==> flow/design.v <==
module register_param #(
    parameter BIT_LENGTH = 2048
) (
    input clk, rst,
    input load,
    input [BIT_LENGTH - 1 : 0] parIn,
    output reg [BIT_LENGTH - 1 : 0] parOut
);
    always@(posedge clk, posedge rst) begin
        if (rst == 1)
            parOut <= 0;
        else begin
            if (load == 1)
                parOut <= parIn;
        end
    end
endmodule
module adder #(
    parameter BIT_LENGTH = 32
) (
    input signed [BIT_LENGTH - 1 : 0] in1, in2,
    input mode,  
    output signed [BIT_LENGTH - 1 : 0] out
);
    assign out = (mode == 1) ? (in1 + in2) : (in1 - in2);
endmodule
module upCounterRE #(
    parameter BIT_LENGTH = 16
) (
    input clk, rst,
    input init_cnt, en_cnt,
    output reg [BIT_LENGTH - 1 : 0] count
);
    always @(posedge clk, posedge rst) begin
        if (rst == 1)
            count <= 0;
        else begin
            if (init_cnt == 1)
                count <= 0;
            else if (en_cnt == 1)
                count <= count + 1;
        end
    end
endmodule
module cordic_linear_DP #(
    parameter FLOAT_SIZE = 24,
    parameter INT_SIZE = 8
) (
    input clk, rst,
    input signed [INT_SIZE + FLOAT_SIZE - 1:0] x, y, z,
    input mode,
    input loadX, loadY, loadZ,loadMode,
    input sel_input, adder_mode,
    input init_cnt, en_cnt,
    output signed [INT_SIZE + FLOAT_SIZE - 1:0] x_out, y_out, z_out,
    output co, phi
);
    wire signed [INT_SIZE + FLOAT_SIZE - 1:0] y_in, z_in;
    wire signed [INT_SIZE + FLOAT_SIZE - 1:0] out_adder_y, out_adder_z;
    assign y_in = (sel_input == 1) ? y : out_adder_y; 
    assign z_in = (sel_input == 1) ? z : out_adder_z; 
    register_param #(.BIT_LENGTH(INT_SIZE + FLOAT_SIZE)) X_Reg(
        .clk(clk),
        .rst(rst),
        .load(loadX),
        .parIn(x),
        .parOut(x_out)
    );
    register_param #(.BIT_LENGTH(INT_SIZE + FLOAT_SIZE)) Y_Reg(
        .clk(clk),
        .rst(rst),
        .load(loadY),
        .parIn(y_in),
        .parOut(y_out)
    );
    register_param #(.BIT_LENGTH(INT_SIZE + FLOAT_SIZE)) Z_Reg(
        .clk(clk),
        .rst(rst),
        .load(loadZ),
        .parIn(z_in),
        .parOut(z_out)
    );
    wire mode_val;
    register_param #(.BIT_LENGTH(1)) M_Reg(
        .clk(clk),
        .rst(rst),
        .load(loadMode),
        .parIn(mode),
        .parOut(mode_val)
    );
    wire [$clog2(FLOAT_SIZE) : 0] iter;
    upCounterRE #(.BIT_LENGTH($clog2(FLOAT_SIZE) + 1)) Iter_Count(
        .clk(clk),
        .rst(rst),
        .init_cnt(init_cnt),
        .en_cnt(en_cnt),
        .count(iter)
    );
    assign co = (iter == (FLOAT_SIZE)) ? 1'b1 : 1'b0;
    wire signed [INT_SIZE + FLOAT_SIZE - 1:0] x_shift, one, one_shift;
    assign x_shift = x >>> iter;
    assign one = { {(INT_SIZE-1){1'b0}}, 1'b1, {(FLOAT_SIZE){1'b0}} }; 
    assign one_shift = one >>> iter;
    adder #(.BIT_LENGTH(INT_SIZE + FLOAT_SIZE)) Y_Adder(
        .in1(y_out),
        .in2(x_shift),
        .mode(adder_mode),
        .out(out_adder_y)
    );
    adder #(.BIT_LENGTH(INT_SIZE + FLOAT_SIZE)) Z_Adder(
        .in1(z_out),
        .in2(one_shift),
        .mode(~adder_mode),
        .out(out_adder_z)
    );
    wire phi_rotate, phi_vector; 
    assign phi_rotate = (z_out[INT_SIZE + FLOAT_SIZE - 1] == 1) ? 1'b0 : 1'b1;
    assign phi_vector = (y_out[INT_SIZE + FLOAT_SIZE - 1] == 1) ? 1'b1 : 1'b0;
    assign phi = (mode_val == 1) ? phi_vector : phi_rotate;
endmodule
module cordic_linear_CU (
    input clk, rst,
    input start,
    input co, phi,
    output reg loadX, loadY, loadZ,loadMode,
    output reg sel_input, adder_mode,
    output reg init_cnt, en_cnt,
    output reg done
);
    parameter [1:0] IDLE = 0, INIT = 1, CALC = 2, DONE = 3;
    reg [1:0] ps, ns;
    always @(ps, start, co) begin
        case (ps)
            IDLE: ns = (start == 1) ? INIT : IDLE;
            INIT: ns = (start == 1 ) ? INIT : CALC;
            CALC: ns = (co == 1) ? DONE : CALC;
            DONE: ns = IDLE;
            default: ns = IDLE;
        endcase
    end
    always @(ps, phi) begin
        loadX = 0;
        loadY = 0;
        loadZ = 0;
        loadMode = 0;
        sel_input = 0;
        adder_mode = 0;
        init_cnt = 0;
        en_cnt = 0;
        done = 0;
        case (ps)
            IDLE: ;
            INIT: begin
                init_cnt = 1;
                loadX = 1;
                loadY = 1;
                loadZ = 1;
                loadMode = 1;
                sel_input = 1;
            end
            CALC: begin
                adder_mode = phi;
                en_cnt = 1;
                sel_input = 0;
                loadY = 1;
                loadZ = 1;
            end 
            DONE: done = 1;
            default: ;
        endcase
    end
    always @(posedge clk or posedge rst) begin
        if (rst == 1)
            ps <= IDLE;
        else 
            ps <= ns;
    end
endmodule
module cordic_linear #(
    parameter FLOAT_SIZE = 24,
    parameter INT_SIZE = 8
) (
    input clk, rst,
    input start,
    input signed [INT_SIZE + FLOAT_SIZE - 1:0] x, y, z,
    input mode,
    output signed [INT_SIZE + FLOAT_SIZE - 1:0] x_out, y_out, z_out,
    output done
);
    wire loadX, loadY, loadZ, loadMode;
    wire sel_input, adder_mode;
    wire init_cnt, en_cnt;
    wire co, phi;
    cordic_linear_DP #(.FLOAT_SIZE(FLOAT_SIZE), .INT_SIZE(INT_SIZE)) DP (
        .clk(clk),
        .rst(rst),
        .x(x),
        .y(y),
        .z(z),
        .mode(mode),
        .loadX(loadX),
        .loadY(loadY),
        .loadZ(loadZ),
        .loadMode(loadMode),
        .sel_input(sel_input),
        .adder_mode(adder_mode),
        .init_cnt(init_cnt),
        .en_cnt(en_cnt),
        .x_out(x_out),
        .y_out(y_out),
        .z_out(z_out),
        .co(co),
        .phi(phi)
    );
    cordic_linear_CU CU (
        .clk(clk),
        .rst(rst),
        .start(start),
        .co(co),
        .phi(phi),
        .loadX(loadX),
        .loadY(loadY),
        .loadZ(loadZ),
        .loadMode(loadMode),
        .sel_input(sel_input),
        .adder_mode(adder_mode),
        .init_cnt(init_cnt),
        .en_cnt(en_cnt),
        .done(done)
    );
endmodule
module reciprocal_float_DP (
    input clk, rst,
    input [31:0] x,
    input loadE, loadM, loadS,
    input selE, start_cordic,
    output [31:0] out,
    output done_cordic, zero_flag
);
    wire [7:0] E_val, E_in;
    wire [7:0] out_sub, E_reg_in;
    assign E_in = x[30:23];
    register_param #(.BIT_LENGTH(8)) E_Reg(
        .clk(clk),
        .rst(rst),
        .load(loadE),
        .parIn(E_reg_in),
        .parOut(E_val)
    );
    wire [22:0] M_val, M_in;
    assign M_in = x[22:0];
    register_param #(.BIT_LENGTH(23)) M_Reg(
        .clk(clk),
        .rst(rst),
        .load(loadM),
        .parIn(M_in),
        .parOut(M_val)
    );
    wire S_val, S_in;
    assign S_in = x[31];
    register_param #(.BIT_LENGTH(1)) S_Reg(
        .clk(clk),
        .rst(rst),
        .load(loadS),
        .parIn(S_in),
        .parOut(S_val)
    );
    assign E_reg_in = (selE == 1) ? E_in : out_sub;
    wire frac_zero;
    assign frac_zero = ~(|M_val);
    wire cin;
    assign cin = (frac_zero == 1) ? 1'b1 : 1'b0;
    assign out_sub = $unsigned(8'd253) - $unsigned(E_val) + cin;
    localparam FLOAT_SIZE = 24;
    localparam INT_SIZE = 2;
    wire signed [INT_SIZE + FLOAT_SIZE - 1:0] x_in, z, y;
    assign y = { {(INT_SIZE-1){1'b0}}, 1'b1, {(FLOAT_SIZE){1'b0}} };  
    assign z = {(INT_SIZE + FLOAT_SIZE){1'b0}};  
    assign x_in = { 2'b01, M_val, 1'b0};
    wire mode;
    assign mode = 1'b1;  
    wire signed [INT_SIZE + FLOAT_SIZE - 1:0] x_out, y_out, z_out;
    cordic_linear #(.FLOAT_SIZE(FLOAT_SIZE), .INT_SIZE(INT_SIZE)) Cordic_core(
        .clk(clk),
        .rst(rst),
        .start(start_cordic),
        .x(x_in),
        .y(y),
        .z(z),
        .mode(mode),
        .x_out(x_out),
        .y_out(y_out),
        .z_out(z_out),
        .done(done_cordic)
    );
    assign out = {S_val, E_val, z_out[22:0] };
    wire exp_zero;
    assign exp_zero = ~(|E_val);
    assign zero_flag = exp_zero && frac_zero;
endmodule
module reciprocal_float_CU (
    input clk, rst,
    input start,
    input done_cordic, zero_input,
    output reg loadE, loadM, loadS,
    output reg selE, start_cordic,
    output reg done, zero_flag
);
    parameter [2:0] IDLE = 0, INIT = 1, EXP = 2, CALC = 3, ZERO = 4;
    reg [2:0] ps, ns;
    always @(ps, start, zero_input, done_cordic) begin
        case (ps)
            IDLE: ns = (start == 1) ? INIT : IDLE;
            INIT: ns = (start == 1) ? INIT : EXP;
            EXP: ns = (zero_input == 1) ? ZERO : CALC;
            CALC: ns = (done_cordic == 1) ? IDLE : CALC;
            ZERO: ns = IDLE; 
            default: ns = IDLE;
        endcase
    end
    always @(ps, done_cordic, zero_input) begin
        loadE = 0;
        loadM = 0;
        loadS = 0;
        selE = 0;
        start_cordic = 0;
        done = 0;
        zero_flag = 0;
        case (ps)
            IDLE: ;
            INIT: begin
                selE = 1;
                loadE = 1;
                loadM = 1;
                loadS = 1;
            end 
            EXP: begin
                loadE = 1;
                start_cordic = ~zero_input;  
            end
            CALC: done = done_cordic;
            ZERO: begin
                done = 1;
                zero_flag = 1;
            end
            default: ;
        endcase
    end
    always @(posedge clk or posedge rst) begin
        if (rst == 1)
            ps <= IDLE;
        else 
            ps <= ns;
    end
endmodule
module reciprocal_float(
    input clk, rst,
    input start,
    input [31:0] x,
    output [31:0] out,
    output done, zero_flag
);
    wire loadE, loadM, loadS;
    wire selE, start_cordic;
    wire done_cordic, zero_input;
    reciprocal_float_DP DP (
        .clk(clk),
        .rst(rst),
        .x(x),
        .loadE(loadE),
        .loadM(loadM),
        .loadS(loadS),
        .selE(selE),
        .start_cordic(start_cordic),
        .out(out),
        .done_cordic(done_cordic),
        .zero_flag(zero_input)
    );
    reciprocal_float_CU CU (
        .clk(clk),
        .rst(rst),
        .start(start),
        .done_cordic(done_cordic),
        .zero_input(zero_input),
        .loadE(loadE),
        .loadM(loadM),
        .loadS(loadS),
        .selE(selE),
        .start_cordic(start_cordic),
        .done(done),
        .zero_flag(zero_flag)
    );
endmodule
# Reports on reciprocal_float
# The steps from the RTL of reciprocal_float to its reports follow in flow order.
# Lines are those of the file above, counted from 1.
# Library cell names are shortened.
# The mark -- stands for no value.
# inputs
top	reciprocal_float
clk_port	clk
cell_library	sky130hd
pvt_corner	tt_025C_1v80

# Word level
# Source: Yosys, flattened and elaborated, memories not mapped. Widths are those after wreduce. Registers that Yosys merges into a memory's read port (data or address) are not register bits. Print and check cells do not count. Equal cells are merged and count once.
# op_classes
n_cmp	0
n_mux	31
shifts	2
add_sub_neg	7
reduce_and_logical	12
bitwise	3
n_eq	8
div_mod_pow	0
n_mul	0
# ops
op	n
two-way mux 26 bit	4
adder 26 bit	2
subtractor 26 bit	2
>>> shifter 26 x 6 -> 26 bit	1
>>> shifter 26 x 6 -> 26 bit with constant A	1
OR reduction 23 bit	1
case mux 3 bit (select 4 bit)	1
two-way mux 1 bit	12
two-way mux 6 bit	2
case mux 1 bit (select 2 bit)	6
OR reduction 3 bit	3
adder 8 x 1 -> 8 bit	1
subtractor 8 bit with constant A	1
OR reduction 8 bit	1
case mux 2 bit (select 4 bit)	1
two-way mux 8 bit	1
OR reduction 2 bit	3
== test 3 x 2 -> 1 bit with constant B	2
adder 6 x 1 -> 6 bit with constant B	1
== test 6 x 5 -> 1 bit with constant B	1
two-way mux 2 bit	3
== test 2 bit with constant B	2
inverter 1 bit	3
== test 3 x 1 -> 1 bit with constant B	1
== test 3 bit with constant B	1
logical NOT 3 bit	1
two-way mux 3 bit	1
== test 2 x 1 -> 1 bit with constant B	1
# Not listed: further kinds 3, cells in them 3.
# word_totals
input_bits	35
ram_bits	0
word_cells	72
memories	0
clocked_rd_ports_x_width	0
reg_bits	96
latch_bits	0
output_inout_bits	34
romBits	0

# Depth
# Yosys ltp: most cells in a row. Word level: on the elaborated netlist, between registers, memories and ports. Mapped: between sequential cells and ports; inverters and the memories' decode and read muxes count.
# logic_depth
depth_word	7
abc_area	0
ltp_mapped	26
mapped_depth_nobuf	23

# After synthesis
# The flow's flattened synthesis, as Yosys stat reports it; memories are mapped. The netlist is that of the ABC_AREA named above (0 if unset); the other value can give another one.
# mapped
flip_flops	100
mapped_cells	1067
seqArea_um2	2504.9
mapped_area_um2	9162.5
# types
cell_type	n
dfrtp_1	98
ha_1	63
o21ai_0	101
nand2_1	132
mux2_2	41
mux4_2	19
a21oi_1	75
xnor2_1	40
nor2_1	70
xor2_1	30
buf_4	26
clkbuf_1	46
a21o_1	20
inv_1	29
mux2i_1	10
nor3_1	19
nand3_1	18
o31ai_1	12
# Other cell types: 60; their cells: 218.
# By module: a second synthesis without flattening, with its own total; a netlist apart from the flattened one above.
# hier_totals
cells_unflattened	1162
area_unflattened_um2	11626.2
# Each row is one instance without its submodules.
# modules
module	n_cells	n_inst	seq_area_um2	mod_area_um2
adder #(BIT_LENGTH=26)	263	2	0.0	1885.6
register_param #(BIT_LENGTH=26)	56	3	650.6	1073.5
cordic_linear_DP	278	1	0.0	2348.5
register_param #(BIT_LENGTH=23)	49	1	575.6	860.8
register_param #(BIT_LENGTH=8)	18	1	200.2	335.3
reciprocal_float_DP	51	1	0.0	315.3
upCounterRE #(BIT_LENGTH=6)	27	1	150.1	277.8
reciprocal_float_CU	19	1	126.4	210.2
cordic_linear_CU	20	1	101.3	198.9
register_param #(BIT_LENGTH=1)	3	2	25.0	43.8
cordic_linear	0	1	0.0	0.0
reciprocal_float	0	1	0.0	0.0

# Timing after synthesis
# Path of least setup slack by OpenSTA after synthesis, without wires, with an ideal clock, recovery checks aside; 20% of the period is set as input and as output delay. Where synthesis merged equal registers, the netlist keeps one of their names.
# synth_path
path_kind	reg-to-reg
from	reg DP.Cordic_core.DP.Iter_Count.count[0]
to	reg DP.Cordic_core.DP.Y_Reg.parOut[25]
period_ns	11.0
path_delay_ns	5.343
n_path_buf	2
launch_ns	0.000
setup_ns	0.135
path_stages	24
arrival_ns	5.208
setup_slack_ns	5.657
period_less_setup_slack_ns	5.343
# "path_delay_ns" = arrival - input delay + setup time.
# "path_stages": output pins that drive a net of the path, with the launching flip-flop's if there is one; two outputs of one cell count as two.
# "period_less_setup_slack_ns" = period - worst setup slack (recovery checks aside). The figure is calculated, with input and output delays left at 20% of the set period.
# Between the ends stands the longest chain of elaborated cells between them, by number of cells; it is not shown to be the way that was timed. Of several equally long chains one is given.
# Each line given opens the expression or statement behind the cell; cells for indexed reads and writes are added by Yosys, which also makes memories of some case tables.
# At most two assigning lines are given for a register; there are more.
# synth_via
path_cell_list	dfrtp_1 buf_6 buf_2 inv_1 ha_1 and3b_1 a31oi_1 a211o_1 o211a_1 ha_1 nand2_1 or4_1 o41ai_1 xnor2_1 ha_1 a21o_1 a22o_1 o41ai_1 o21ai_0 a21oi_1 o31ai_1 and4_1 a2111oi_2 nand3_1
elab_chain_cells	4
# synth_lines
element	line_no	text
start, declared	32	output reg [BIT_LENGTH - 1 : 0] count
start, assigned	36	count <= 0;
start, assigned	41	count <= count + 1;
>>> shifter 26 x 6 -> 26 bit	101	assign x_shift = x >>> iter;
subtractor 26 bit	25	assign out = (mode == 1) ? (in1 + in2) : (in1 - in2);
two-way mux 26 bit	25
two-way mux 26 bit	60	assign y_in = (sel_input == 1) ? y : out_adder_y;
end, assigned	11	parOut <= 0;
end, assigned	14	parOut <= parIn;
end, declared	7	output reg [BIT_LENGTH - 1 : 0] parOut

# Timing after layout
# Path of least setup slack in the final report of entry A (OpenROAD, finished layout, wires in). Where an end is a register, its clock arrival counts in the times.
# layout_path
path_kind	reg-to-reg
from	reg DP.Cordic_core.DP.Iter_Count.count[0]
to	reg DP.Cordic_core.DP.Y_Reg.parOut[25]
path_stages	19
setup_ns	0.12
n_path_buf	1
setup_slack_ns	4.68
launch_ns	0.37
period_ns	11.0
arrival_ns	6.56
# Between the ends stands the longest chain of elaborated cells between them, by number of cells; it is not shown to be the way that was timed. Of several equally long chains one is given.
# At most two assigning lines are given for a register; there are more.
# layout_via
path_cell_list	dfrtp_1 buf_4 mux4_1 mux2_2 a222oi_1 nand4_1 or4_1 o41ai_1 xnor2_1 ha_1 a21o_1 a22o_1 o41ai_1 o21ai_0 a21oi_1 o31ai_1 and4_1 a2111oi_2 nand3_1
elab_chain_cells	4
# layout_lines
element	line_no	text
start, declared	32	output reg [BIT_LENGTH - 1 : 0] count
start, assigned	36	count <= 0;
start, assigned	41	count <= count + 1;
>>> shifter 26 x 6 -> 26 bit	101	assign x_shift = x >>> iter;
subtractor 26 bit	25	assign out = (mode == 1) ? (in1 + in2) : (in1 - in2);
two-way mux 26 bit	25
two-way mux 26 bit	60	assign y_in = (sel_input == 1) ? y : out_adder_y;
end, assigned	11	parOut <= 0;
end, assigned	14	parOut <= parIn;
end, declared	7	output reg [BIT_LENGTH - 1 : 0] parOut

# Top module reciprocal_float; platform sky130hd; tools Yosys and OpenROAD; 6 stored runs in no particular order. Input and output delays are each 20% of the period that was set; the output load is 0.01 pF.
# "achieved_period_ns" = clock period - worst setup slack. The figure is calculated, with input and output delays left at 20% of the set period.
# "power_w": no workload was simulated; the value follows from the tool's default switching activity.
# Among the settings, -- means not set for that run.
run name	CORE_UTILIZATION	period_ns	CAP_MARGIN	CORE_MARGIN	SLEW_MARGIN	CORE_ASPECT_RATIO	GPL_ROUTABILITY_DRIVEN	MAX_ROUTING_LAYER	PLACE_DENSITY	SETUP_SLACK_MARGIN	TNS_END_PERCENT	CELL_PAD_IN_SITES_GLOBAL_PLACEMENT	MIN_ROUTING_LAYER	synthArea_um2	achieved_period_ns	setup_worst_slack_ns	power_w	utilization_pct	final_stdcell_area_um2	dieArea_um2
entry A	40	11.0	20	2	20	--	--	--	--	--	--	--	--	9162.5	6.324	4.676	0.0009601	45.2	10204.8	24133.6
entry B	40	11.0	20	2	20	0.7	0	--	--	--	--	--	--	9162.5	6.536	4.464	0.0009628	45.3	10224.8	24151.9
entry C	19	11.4	20	2	20	0.73	--	met5	0.65	3.11	35	--	--	9162.5	6.217	5.183	0.0009099	22.3	10603.9	50018.0
entry D	40	11.0	20	2	10	0.7	0	--	--	--	--	1	met2	9162.5	6.475	4.525	0.0009513	45.3	10224.8	24151.9
entry E	15	6.48	20	2	20	--	--	--	--	--	--	--	--	9162.5	5.977	0.503	0.001643	18.1	10896.7	63076.3
entry F	40	3.62	20	2	20	--	--	--	--	--	--	--	--	9162.5	5.357	-1.737	0.003369	63.4	14300.0	24133.6
